==> flow/design.v <==
module mem_registradores(
  input         clk,
  input         w,
  input  [4:0]  dst1,
  input  [4:0]  src1,
  input  [4:0]  src2,
  output [31:0] v1,
  output [31:0] v2,
  input  [31:0] t1);
reg [31:0] memory [31:0];
assign v1 = memory[src1];
assign v2 = memory[src2];
always @(posedge clk) begin
  if (w) begin
    memory[dst1] <= t1;
  end
end
endmodule
module alu(
  input [31:0] v1,
  input [31:0] v2,
  input [4:0]  op,
  output [31:0] alu_out);
reg [31:0] alu_out_reg;
assign alu_out = alu_out_reg;
always @(v1, v2, op) begin
  case(op)
    0: alu_out_reg = v1 + v2;
    1: alu_out_reg = v1 - v2;
    2: alu_out_reg = v1 * v2;
    3: alu_out_reg = v1 << v2;
    4: alu_out_reg = v1 & v2;
    5: alu_out_reg = v1 | v2;
    default: alu_out_reg = 32'd0;
  endcase
end
endmodule
module inst_decoder(
  input [31:0] instruction,
  output b,  
  output w,  
  output [4:0] op,  
  output i,  
  output [4:0] imm,  
  output [4:0] dst1,  
  output [4:0] src1,  
  output [4:0] src2);  
  assign op   = instruction[31:27];
  assign b    = instruction[26];
  assign w    = instruction[25];
  assign i    = instruction[24];
  assign dst1 = instruction[23:19];
  assign src1 = instruction[18:14];
  assign src2 = instruction[13:9];
  assign imm  = instruction[8:4];
endmodule
module processor(
  input clk,
  input rst,
  input [31:0] instruction,
  output [31:0] instruction_addr);
  wire b, w, i;
  wire [4:0] op;
  wire [4:0] imm;
  wire [4:0] dst1;
  wire [4:0] src1;
  wire [4:0] src2;
  wire [31:0] alu_out;
  wire [31:0] t1;
  wire [31:0] v1;
  wire [31:0] v2;
  assign t1 = i ? alu_out : imm;
  reg [31:0] pc;
  assign instruction_addr = pc;
  always @(posedge clk) begin
    if (rst)
      pc <= 0;
    else if (b)
      pc <= pc + t1;
    else
      pc <= pc + 1;
  end
  mem_registradores R(
    clk,
    w,
    dst1,
    src1,
    src2,
    v1,
    v2,
    t1);
  alu A(
    v1,
    v2,
    op,
    alu_out);
  inst_decoder D(
    instruction, 
    b, 
    w, 
    op, 
    i, 
    imm, 
    dst1, 
    src1, 
    src2);
  endmodule
**Tool chain data of processor**

The steps from the RTL of processor to its reports follow in flow order.
Line numbers count from 1 in the design file above.
Operators: Yosys type, input widths -> output width; for muxes data width and select width s.
Cell names lack the library's common part.
The mark - stands for no value.

- Top module: processor
- Clock port: clk
- Cell library: sky130hd
- Library corner: tt_025C_1v80

**Word-level counts**

Counts by Yosys on the flattened word-level netlist (proc, flatten, opt, wreduce; memories kept). Register bits leave out memories and registers merged into their read ports (data or address); mux counts leave out enables and synchronous resets folded into registers. Print and check cells are left out. Cells with the same type and inputs are merged into one.
Memory sizes are those after Yosys's memory passes, which may raise the word count (mostly to a power of two), join words into wider ones and drop unused or constant bits.

- Bits in registers: 32
- Latch bits: 0
- Memory bits (writable): 1024
- Bits in read-only memories: 0
- Clocked read ports x word width: 0
- Memories kept: 1
- Input bits: 34
- Output and inout bits: 32
- Cells after elaboration: 22

Memory list:

| name | depth | width | read ports | write ports | line | text |
|---|---|---|---|---|---|---|
| R.memory | 32 | 32 | 2 | 1 | 10 | `reg [31:0] memory [31:0];` |

- Add/subtract/negate cells: 4
- Multiply operators: 1
- Divide/modulo/power cells: 0
- Order comparisons: 0
- Equal/unequal tests: 5
- Shifts and indexed selects: 1
- Muxes and demuxes: 6
- Bitwise logic cells: 2
- Reductions and logical operators: 1

Operators with widths:

| kind | count |
|---|---|
| $mul 32x32->32 | 1 |
| $pmux 32 s6 | 1 |
| $mux 32 | 3 |
| $add 32x32->32 | 2 |
| $add 32x1->32 const B | 1 |
| $sub 32x32->32 | 1 |
| $and 32x32->32 | 1 |
| $or 32x32->32 | 1 |
| $shl 32x32->32 | 1 |
| $eq 5x2->1 const B | 2 |
| $eq 5x3->1 const B | 2 |
| $eq 5x1->1 const B | 1 |
| $logic_not 5->1 | 1 |
| $mux 5 | 1 |
| $mux 1 | 1 |

**Longest topological paths**

Yosys ltp: most cells in a row. Word level: on the elaborated netlist, between registers, memories and ports. Mapped: between sequential cells and ports; inverters and the memories' decode and read muxes count.

- Depth in word-level cells: 5
- ABC_AREA: 1
- Depth in mapped cells: 60
- Depth with buffers taken out: 53

**After synthesis**

Source: synth_stat.txt of the flow (Yosys; design flattened, memories mapped). It holds for the ABC_AREA given above (unset counts as 0); a run with the other value may have another netlist.
The area totals of this step are shown rounded.

- Mapped cells: 9185
- Cell area after synthesis: 75200 µm²
- Sequential area: 31400 µm²
- Mapped flip-flops: 1056
- Buffer cells: 566

Cell types:

| cell type | count | area in all (µm²) |
|---|---|---|
| edfxtp_1 | 1024 | 3.07E+04 |
| nand2_1 | 2717 | 1.02E+04 |
| fa_1 | 410 | 8.21E+03 |
| nand3_1 | 1193 | 5.97E+03 |
| inv_1 | 971 | 3.64E+03 |
| nor2_1 | 765 | 2.87E+03 |
| o21ai_0 | 521 | 2.61E+03 |
| ha_1 | 188 | 2.35E+03 |
| a21oi_1 | 276 | 1.38E+03 |
| buf_2 | 230 | 1.15E+03 |
| o221ai_1 | 112 | 980.941 |
| clkbuf_1 | 188 | 705.677 |
| dfxtp_1 | 32 | 640.614 |
| xor2_1 | 46 | 402.886 |
| o211ai_1 | 47 | 352.838 |
| buf_4 | 41 | 307.795 |
| buf_1 | 81 | 304.042 |
| buf_6 | 25 | 281.52 |

Other cell types: 44; their cells: 318.

**Path before layout**

OpenSTA on the mapped netlist: ideal clock, no wires. The path of least setup slack (recovery checks aside). Input and output delay are each 20% of the period. Register names are those of the netlist, which keeps one name where synthesis merged equal registers.

- Path type: input to register
- Start: input instruction[9]
- End: register pc[28]
- Clock period: 12.5 ns
- Input delay: 2.500 ns
- Setup time: 0.122 ns
- Time at the first pin: 2.500 ns
- Arrival time: 12.186 ns
- Required time: 12.378 ns
- Path slack: 0.192 ns
- Path delay: 9.808 ns
- Stages on the path: 48
- Path buffers: 7
- Synthesis period reached: 12.308 ns

"path delay" is the arrival time less input delay plus setup time.
"stages on the path": output pins that drive a net of the path, with the launching flip-flop's if there is one; two outputs of one cell count as two.
"synthesis period reached" is the clock period less the worst setup slack; recovery checks do not enter. This is arithmetic on one report: input and output delays are still those of the set period (20% each).
The rows between start and end are the longest chain of elaborated cells between them; the timing report does not say that the signal goes this way. Where chains are equally long, one stands for them.
Each line given opens the expression or statement behind the cell; cells for indexed reads and writes are added by Yosys, which also makes memories of some case tables.
The chain passes a memory read, where the word-level depth is cut; so it can be longer than that depth.
At most two assigning lines are given for a register; there are more.

- Cells stage by stage: buf_6 -> buf_6 -> buf_4 -> buf_2 -> nand2_1 -> nand3_1 -> nand3_1 -> nand2_1 -> nand2_1 -> nand2_1 -> nand2_1 -> nand2_2 -> inv_1 -> clkbuf_1 -> clkbuf_1 -> buf_1 -> nor2_1 -> fa_1 -> [... 12 more ...] -> nand2_1 -> o21ai_0 -> a21oi_1 -> o21bai_1 -> o21ai_0 -> a21oi_1 -> nor3_1 -> a21oi_1 -> and2_1 -> ha_1 -> a21oi_1 -> o21ai_0 -> a21oi_1 -> o21ai_0 -> nand3_1 -> nand2_1 -> o21ai_0 -> a21oi_1
- Cells in the longest elaborated chain: 6
- Elaborated cells between the ends (all ways): 11
- RTL lines with such cells: 11
- Those cells by class: add/sub: 3; mul: 1; shift: 1; mux: 3; logic: 2; memory: 1

RTL lines, path post-synthesis:

| item | line | text |
|---|---|---|
| start: declaration | 60 | `input [31:0] instruction,` |
| $mem_v2 32x32 | 10 | `reg [31:0] memory [31:0];` |
| $mul 32x32->32 | 30 | `2: alu_out_reg = v1 * v2;` |
| $pmux 32 s6 | 27 | `case(op)` |
| $mux 32 | 72 | `assign t1 = i ? alu_out : imm;` |
| $add 32x32->32 | 79 | `pc <= pc + t1;` |
| $mux 32 | 78 | `else if (b)` |
| end: assignment | 79 |  |
| end: assignment | 81 | `pc <= pc + 1;` |
| end: declaration | 73 | `reg [31:0] pc;` |

Some nets on the timed path still bear RTL names; the line given drives or declares the net.

Nets with RTL names, path post-synthesis:

| signal | line |
|---|---|
| R.t1[23] | 72 |

**Worst path after layout**

Path of least setup slack in the final report of run A (OpenROAD, finished layout, wires in). Where an end is a register, its clock arrival counts in the times.

- Path type: input to register
- Start: input instruction[9]
- End: register pc[31]
- Clock period: 12.5 ns
- Input delay: 2.50 ns
- Setup time: 0.06 ns
- Time at the first pin: 2.50 ns
- Arrival time: 12.41 ns
- Required time: 13.27 ns
- Path slack: 0.86 ns
- Stages on the path: 48
- Path buffers: 10

The rows between start and end are the longest chain of elaborated cells between them; the timing report does not say that the signal goes this way. Where chains are equally long, one stands for them.
The chain passes a memory read, where the word-level depth is cut; so it can be longer than that depth.
At most two assigning lines are given for a register; there are more.

- Cells stage by stage: buf_12 -> buf_12 -> buf_16 -> buf_4 -> clkbuf_16 -> nor2_1 -> o221ai_1 -> nand3_1 -> nand3_1 -> nand2_2 -> inv_1 -> buf_4 -> buf_4 -> nand2_1 -> fa_1 -> inv_1 -> fa_1 -> inv_1 -> [... 12 more ...] -> a21oi_1 -> nor2_1 -> nor2_1 -> xor2_1 -> buf_4 -> o221a_2 -> nand2_2 -> nand2_4 -> nor2_1 -> ha_1 -> inv_1 -> o31ai_2 -> a21oi_2 -> xor2_2 -> buf_4 -> nand2_1 -> clkinv_1 -> nor2_1
- Cells in the longest elaborated chain: 6
- Elaborated cells between the ends (all ways): 11
- RTL lines with such cells: 11
- Those cells by class: add/sub: 3; mul: 1; shift: 1; mux: 3; logic: 2; memory: 1

RTL lines, path after layout:

| item | line | text |
|---|---|---|
| start: declaration | 60 | `input [31:0] instruction,` |
| $mem_v2 32x32 | 10 | `reg [31:0] memory [31:0];` |
| $mul 32x32->32 | 30 | `2: alu_out_reg = v1 * v2;` |
| $pmux 32 s6 | 27 | `case(op)` |
| $mux 32 | 72 | `assign t1 = i ? alu_out : imm;` |
| $add 32x32->32 | 79 | `pc <= pc + t1;` |
| $mux 32 | 78 | `else if (b)` |
| end: assignment | 79 |  |
| end: assignment | 81 | `pc <= pc + 1;` |
| end: declaration | 73 | `reg [31:0] pc;` |

Design processor on sky130hd. What follows are 3 stored runs of the flow, each under its own settings; their order means nothing. The constraints put input and output delay at 20% of the set period each and load the outputs with 0.01 pF.
"reached clock period" means the clock period less the worst setup slack. The figure is calculated, with input and output delays left at 20% of the set period.
"critical setup path time" means the part of the period allowed to the worst setup path (the constraints hold back 20% at inputs and 20% at outputs) less its slack; where the path has registers, the arrival times of their clocks count too.
Measured values are rounded.

### Run A

Settings: `ABC_AREA=1`, `CAP_MARGIN=40`, `CELL_PAD_IN_SITES_DETAIL_PLACEMENT=2`, `CELL_PAD_IN_SITES_GLOBAL_PLACEMENT=3`, `CORE_UTILIZATION=24`, `CTS_CLUSTER_DIAMETER=242`, `CTS_CLUSTER_SIZE=16`, `MAX_ROUTING_LAYER=met4`, `SETUP_SLACK_MARGIN=0.48`, `period_ns=12.5`, `CORE_MARGIN=2`, `SLEW_MARGIN=20`

- Post-route setup TNS: 0.000 ns
- Standard-cell area after layout: 92800 µm²
- Overall die area: 318000 µm²
- Utilization in the final report: 29.8 %
- Worst hold slack in the final report: 0.599 ns
- Reached clock period: 11.638 ns
- Setup slack of the critical path: 0.862 ns
- Yosys chip area after synthesis: 75200 µm²
- Critical setup path time: 9.14 ns
- Critical path type: input to register

### Run B

Settings: `CORE_ASPECT_RATIO=0.68`, `CORE_UTILIZATION=40`, `HOLD_SLACK_MARGIN=0.27`, `PLACE_DENSITY=0.6`, `SLEW_MARGIN=25`, `period_ns=12.5`, `CAP_MARGIN=20`, `CORE_MARGIN=2`

- Worst hold slack in the final report: 0.608 ns
- Utilization in the final report: 47.8 %
- Reached clock period: 12.199 ns
- Yosys chip area after synthesis: 70300 µm²
- Overall die area: 179000 µm²
- Post-route setup TNS: 0.000 ns
- Standard-cell area after layout: 83200 µm²
- Setup slack of the critical path: 0.301 ns
- Critical setup path time: 9.70 ns
- Critical path type: input to register

### Run C

Settings: `CELL_PAD_IN_SITES_DETAIL_PLACEMENT=2`, `CORE_UTILIZATION=46`, `period_ns=12.5`, `CAP_MARGIN=20`, `CORE_MARGIN=2`, `SLEW_MARGIN=20`

Unfinished; error GRT-0232 in routing.
